==> flow/design.v <==
`timescale 1ns/100ps
module mult(
	input 			clk,				
	input 			rst_n,				
	input 			pipe_flush,				
	input 	[63:0] 	a,				
	input 	[63:0] 	b,				
	output 	[63:0] 	result				
);
	wire [63:0] result_tmp;
	reg [63:0] pipe_reg_0;
	reg [63:0] pipe_reg_1;
	assign result_tmp = a*b;
	assign result = pipe_reg_1;
	always@(posedge clk or negedge rst_n) begin
		if(~rst_n) begin
			pipe_reg_0 <= 0;
			pipe_reg_1 <= 0;
		end
		else if(pipe_flush) begin
			pipe_reg_0 <= 0;
			pipe_reg_1 <= 0;
		end
		else begin
			pipe_reg_0 <= result_tmp;
			pipe_reg_1 <= pipe_reg_0;
		end
	end
endmodule  
`timescale 1ns/100ps
module mult_top(
	input 							clk, 
	input							rst_n,
	input							pipe_flush,
	input 			[32-1:0] 	mcand,
	input 			[32-1:0] 	mplier,
	input 			[4:0]	 		func,
	output logic 	[32-1:0] 	result
);
	localparam [4:0] ALU_ADD    = 5'h00;
	localparam [4:0] ALU_MUL    = 5'h0a;
	localparam [4:0] ALU_MULH   = 5'h0b;
	localparam [4:0] ALU_MULHSU = 5'h0c;
	localparam [4:0] ALU_MULHU  = 5'h0d;
	logic [32-1:0] mcand_in, mplier_in;
    logic signed [32-1:0] signed_mcand_in, signed_mplier_in;
    logic [2*32-1:0] product_out;
	logic signed [2*32-1:0] signed_product_out;
	logic [4:0] func_d0;
	logic [4:0] func_d1;
	assign mcand_in = mcand;
    assign mplier_in = mplier;
    assign signed_mcand_in = mcand;
    assign signed_mplier_in = mplier;
	always@(posedge clk or negedge rst_n) begin 
		if(~rst_n)begin 
			func_d0 <= ALU_ADD;
			func_d1 <= ALU_ADD;
		end
		else if(pipe_flush)begin
			func_d0 <= ALU_ADD;
			func_d1 <= ALU_ADD;
		end
		else begin
			func_d0 <= func;
			func_d1 <= func_d0;
		end
	end
    always_comb begin
        case(func_d1)
            ALU_MUL:	begin
            	result = signed_product_out[32-1:0];
            end    
            ALU_MULH:	begin
            	result = signed_product_out[2*32-1:32];
            end   
            ALU_MULHSU:	begin
            	result = product_out[2*32-1:32];
            end
            ALU_MULHU:	begin
            	result = product_out[2*32-1:32];
            end  
            default:	begin
            	result = 32'hfacebeec;   
            end    
        endcase
    end
	mult u_mult_signed(
		.clk(clk),
		.rst_n(rst_n),
		.pipe_flush(pipe_flush),
		.a({{32{signed_mcand_in[31]}},signed_mcand_in}),
		.b({{32{signed_mplier_in[31]}},signed_mplier_in}),
		.result(signed_product_out)
	);
	mult u_mult_unsigned(
		.clk(clk),
		.rst_n(rst_n),
		.pipe_flush(pipe_flush),
		.a({{32{mcand_in[31] & (func == ALU_MULHSU)}},mcand_in}),
		.b({32'b0,mplier_in}),
		.result(product_out)
	);
endmodule
Memo
Re: synthesis data of mult_top

---- Reports on mult_top ----
Module mult_top before and after one edit of its RTL, step after step.
Lines under "unedited" count in the file above, lines under "edited" in the edited file.
"difference" is "edited" less "unedited", of the values as shown.
Cell names lack the library's common part.
The mark - stands for no value.
design
  top module .............................. mult_top
  clock ................................... clk
  standard-cell library ................... sky130hd
  library corner .......................... tt_025C_1v80

---- The edit ----
The edit as a unified diff against the file above.
The edit is scripted: it alters the design's behaviour and was not made to optimise anything.
begin of diff
@@ -10,5 +10,5 @@
 	wire [63:0] result_tmp;
 	reg [63:0] pipe_reg_0;
-	reg [63:0] pipe_reg_1;
+	reg [47:0] pipe_reg_1;
 	assign result_tmp = a*b;
 	assign result = pipe_reg_1;
end of diff

---- After elaboration ----
Yosys after proc, flatten, opt, wreduce and memory -nomap, before mapping. Enables and synchronous resets that opt folds into registers are not counted as muxes. Memory bits, and registers merged into a memory's read port (data or address), are not among the register bits. Print and check cells are not counted. Equal cells are merged and count once.
operators by class
  item                              unedited  edited  difference
  multipliers                       2         2       0
  eq/ne operators                   5         5       0
  mux-type cells                    7         7       0
  bitwise gates (word level)        1         1       0
  reductions and logical operators  1         1       0
operators with widths
  cell                                          unedited  edited  difference
  2-to-1 mux 64 bit                             4         0       -4
  2-to-1 mux 48 bit                             0         4       +4
  multiplier 32 x 32 -> 64 bit                  1         0       -1
  multiplier 33 x 33 -> 64 bit                  1         0       -1
  multiplier 32 x 32 -> 48 bit                  0         1       +1
  multiplier 33 x 33 -> 48 bit                  0         1       +1
  equality test 5 x 4 -> 1 bit with constant B  5         5       0
  2-to-1 mux 5 bit                              2         2       0
  bitwise AND 1 bit                             1         1       0
  case mux 32 bit (select 3 bit)                1         1       0
  OR reduction 2 bit                            1         1       0
storage and ports
  item                             unedited  edited  difference
  register bits after elaboration  266       202     -64
  output and inout bits            32        32      0
  elaborated cells                 22        22      0

---- Depth ----
Yosys ltp: most cells in a row. Word level: on the elaborated netlist, between registers, memories and ports. Mapped: between sequential cells and ports; inverters and the memories' decode and read muxes count.
depth
  item                          unedited  edited  difference
  depth in word-level cells     4         4       0
  ABC_AREA                      0         0       -
  depth in mapped cells         30        29      -1
  mapped depth without buffers  28        28      0

---- Mapped cells and area ----
The flow's flattened synthesis, as Yosys stat reports it; memories are mapped. The netlist is that of the ABC_AREA named above (0 if unset); the other value can give another one.
synthesis totals
  item                             unedited  edited    difference
  cells in the netlist             7,586     5,968     -1,618
  mapped area (um^2)               75,218.4  58,402.3  -16,816.1
  area of sequential cells (um^2)  5,054.8   3,453.3   -1,601.5
  flip-flop cells                  202       138       -64
  buffers                          268       205       -63
cell types
  type      unedited  edited  difference
  fa_1      2,153     1,679   -474
  inv_1     2,399     2,012   -387
  nand2_1   695       576     -119
  dfrtp_1   202       138     -64
  ha_1      380       317     -63
  a21oi_1   117       57      -60
  clkbuf_1  254       199     -55
  nor2b_1   159       107     -52
  nor2_1    126       77      -49
  o21ai_0   75        26      -49
  and2_1    471       426     -45
  a21o_1    66        36      -30
  nand3_1   35        14      -21
  mux2i_1   32        16      -16
  nor3_1    21        6       -15
  o211ai_1  30        16      -14
  o21bai_1  17        9       -8
  a31oi_1   15        8       -7
The list need not be complete.
By module: a second synthesis without flattening, with its own total; a netlist apart from the flattened one above.
unflattened totals
  item                                            unedited   edited    difference
  cell total of the unflattened synthesis         14,939     8,639     -6,300
  area total of the unflattened synthesis (um^2)  135,816.5  79,680.2  -56,136.3
Each row is one instance without its submodules.
by module, unedited
  module    instances  cells  area (um^2)  sequential area (um^2)
  mult      2          7,419  67,383.4     3,203.1
  mult_top  1          101    1,049.8      250.2
by module, edited
  module    instances  cells  area (um^2)  sequential area (um^2)
  mult      2          4,269  39,315.2     2,402.3
  mult_top  1          101    1,049.8      250.2

---- Path before layout ----
OpenSTA on the mapped netlist: ideal clock, no wires. The path of least setup slack (recovery checks aside). Input and output delay are each 20% of the period. Register names are those of the netlist, which keeps one name where synthesis merged equal registers.
timing post-synthesis
  item                                 unedited                                 edited                                   difference
  path kind                            input to register                        input to register                        -
  start point                          input func[0]                            input mcand[31]                          -
  end point                            register u_mult_unsigned.pipe_reg_0[58]  register u_mult_unsigned.pipe_reg_0[45]  -
  clock period (ns)                    13.0                                     13.0                                     0.0
  external input delay (ns)            2.600                                    2.600                                    0.000
  time at the first pin (ns)           2.600                                    2.600                                    0.000
  arrival (ns)                         10.604                                   9.980                                    -0.624
  slack (ns)                           2.268                                    2.888                                    +0.620
  delay of the path (ns)               8.132                                    7.512                                    -0.620
  driving pins on the path             26                                       25                                       -1
  path buffers                         1                                        2                                        +1
  period reached after synthesis (ns)  10.732                                   10.112                                   -0.620
"delay of the path" = arrival - input delay + setup time.
"driving pins on the path": output pins that drive a net of the path, with the launching flip-flop's if there is one; two outputs of one cell count as two.
"period reached after synthesis" is the clock period less the worst setup slack; recovery checks do not enter. This is arithmetic on one report: input and output delays are still those of the set period (20% each).
The rows between start and end are the longest chain of elaborated cells between them; the timing report does not say that the signal goes this way. Where chains are equally long, one stands for them.
A line is the first line of the expression or statement that the cell stems from. Yosys adds cells for indexed reads and writes and turns some case tables into memories.
A register here has more assigning lines than the two given.
on the way, post-synthesis, unedited
  cells stage by stage .................... nand4b_1 -> nor3_1 -> clkbuf_1 -> nand2_1 -> fa_1 -> inv_1 -> fa_1 -> inv_1 -> fa_1 -> fa_1 -> inv_1 -> fa_1 -> fa_1 -> fa_1 -> fa_1 -> ha_1 -> a21oi_1 -> o21ai_0 -> a221oi_1 -> o211ai_1 -> a2111oi_2 -> or3_4 -> a21oi_2 -> or2_4 -> a31oi_4 -> mux2_1
  length of the longest elaborated chain .. 4
ends and longest elaborated chain, post-synthesis, unedited
  item                          RTL line  source
  start, declared               37        input [4:0] func,
  equality test 5 x 4 -> 1 bit  100       .a({{32{mcand_in[31] & (func == ALU_MULHSU)}},mcand_in}),
  bitwise AND 1 bit             100
  multiplier 33 x 33 -> 64 bit  13        assign result_tmp = a*b;
  2-to-1 mux 64 bit             20        else if(pipe_flush) begin
  end, assigned                 21        pipe_reg_0 <= 0;
  end, assigned                 25        pipe_reg_0 <= result_tmp;
  end, declared                 11        reg [63:0] pipe_reg_0;
on the way, post-synthesis, edited
  cells stage by stage .................... clkbuf_1 -> nor3b_1 -> clkbuf_1 -> nand2_1 -> fa_1 -> inv_1 -> fa_1 -> inv_1 -> fa_1 -> fa_1 -> inv_1 -> fa_1 -> fa_1 -> fa_1 -> fa_1 -> ha_1 -> a21oi_1 -> o21ai_0 -> a21o_1 -> a21o_1 -> a21o_1 -> a41o_1 -> a21oi_2 -> xor2_1 -> nor2_1
  length of the longest elaborated chain .. 3
ends and longest elaborated chain, post-synthesis, edited
  item                          RTL line  source
  start, declared               35        input [32-1:0] mcand,
  bitwise AND 1 bit             100       .a({{32{mcand_in[31] & (func == ALU_MULHSU)}},mcand_in}),
  multiplier 33 x 33 -> 48 bit  13        assign result_tmp = a*b;
  2-to-1 mux 48 bit             20        else if(pipe_flush) begin
  end, assigned                 21        pipe_reg_0 <= 0;
  end, assigned                 25        pipe_reg_0 <= result_tmp;
  end, declared                 11        reg [63:0] pipe_reg_0;

---- Path in the finished layout ----
From the final timing report of the runs of pair A: the path of least setup slack in the routed layout; clock arrival at registers is part of the times.
timing after layout
  item                        unedited                                 edited                                   difference
  path kind                   input to register                        input to register                        -
  start point                 input mplier[14]                         input mplier[6]                          -
  end point                   register u_mult_unsigned.pipe_reg_0[45]  register u_mult_unsigned.pipe_reg_0[46]  -
  clock period (ns)           12.2                                     12.2                                     0.0
  external input delay (ns)   2.44                                     2.44                                     0.00
  time at the first pin (ns)  2.44                                     2.44                                     0.00
  arrival (ns)                12.04                                    10.97                                    -1.07
  slack (ns)                  0.53                                     1.51                                     +0.98
  driving pins on the path    28                                       27                                       -1
  path buffers                2                                        2                                        0
The rows between start and end are the longest chain of elaborated cells between them; the timing report does not say that the signal goes this way. Where chains are equally long, one stands for them.
A register here has more assigning lines than the two given.
on the way, after layout, unedited
  cells stage by stage .................... clkdlybuf4s50_1 -> buf_4 -> and2_1 -> inv_1 -> fa_1 -> inv_1 -> fa_1 -> inv_1 -> fa_1 -> fa_1 -> inv_1 -> fa_1 -> fa_1 -> fa_1 -> inv_1 -> fa_1 -> inv_1 -> ha_1 -> a21oi_1 -> o211ai_1 -> nor4b_1 -> nand4_1 -> a221oi_1 -> a21oi_1 -> nand3_1 -> o21ai_0 -> xnor2_1 -> nor2_1
  length of the longest elaborated chain .. 2
ends and longest elaborated chain, after layout, unedited
  item                          RTL line  source
  start, declared               36        input [32-1:0] mplier,
  multiplier 33 x 33 -> 64 bit  13        assign result_tmp = a*b;
  2-to-1 mux 64 bit             20        else if(pipe_flush) begin
  end, assigned                 21        pipe_reg_0 <= 0;
  end, assigned                 25        pipe_reg_0 <= result_tmp;
  end, declared                 11        reg [63:0] pipe_reg_0;
on the way, after layout, edited
  cells stage by stage .................... clkdlybuf4s50_1 -> buf_4 -> nand2_1 -> fa_1 -> inv_1 -> fa_1 -> fa_1 -> inv_1 -> fa_1 -> inv_1 -> fa_1 -> fa_1 -> fa_1 -> inv_1 -> fa_1 -> inv_1 -> ha_1 -> nand2_1 -> o21ai_0 -> a2111o_1 -> o21ai_1 -> a211o_2 -> o21ai_4 -> a21oi_4 -> o31ai_1 -> xnor2_1 -> nor2_1
  length of the longest elaborated chain .. 2
ends and longest elaborated chain, after layout, edited
  item                          RTL line  source
  start, declared               36        input [32-1:0] mplier,
  multiplier 33 x 33 -> 48 bit  13        assign result_tmp = a*b;
  2-to-1 mux 48 bit             20        else if(pipe_flush) begin
  end, assigned                 21        pipe_reg_0 <= 0;
  end, assigned                 25        pipe_reg_0 <= result_tmp;
  end, declared                 11        reg [63:0] pipe_reg_0;

---- Layout results ----
Runs of the flow (Yosys, OpenROAD) on both versions; the two runs of a pair have the same settings. The constraints put input and output delay at 20% of the set period each and load the outputs with 0.01 pF.
flow settings, pair A
  CORE_UTILIZATION ........................ 40
  period_ns ............................... 12.2
  CAP_MARGIN .............................. 20
  CORE_MARGIN ............................. 2
  SLEW_MARGIN ............................. 20
results, pair A
  item                                 unedited   edited     difference
  cell area after synthesis (um^2)     75,218.4   58,402.3   -16,816.1
  full die area (um^2)                 191,529.0  149,077.0  -42,452.0
  utilization                          0.428      0.429      +0.001
  worst setup slack after layout (ns)  0.527      1.513      +0.986
  setup TNS (ns)                       0.000      0.000      0.000
flow settings, pair B
  ABC_AREA ................................ 0
  CORE_ASPECT_RATIO ....................... 1.78
  CORE_MARGIN ............................. 2
  CORE_UTILIZATION ........................ 45
  GPL_ROUTABILITY_DRIVEN .................. 0
  GPL_TIMING_DRIVEN ....................... 1
  PLACE_DENSITY ........................... 0.67
  SETUP_SLACK_MARGIN ...................... 2.18
  SLEW_MARGIN ............................. 0
  TNS_END_PERCENT ......................... 30
  period_ns ............................... 10.3
  CAP_MARGIN .............................. 20
results, pair B
  item                                 unedited   edited     difference
  cell area after synthesis (um^2)     75,218.4   58,402.3   -16,816.1
  full die area (um^2)                 170,576.0  132,800.0  -37,776.0
  utilization                          0.538      0.516      -0.022
  worst setup slack after layout (ns)  0.783      1.122      +0.339
  setup TNS (ns)                       0.000      0.000      0.000
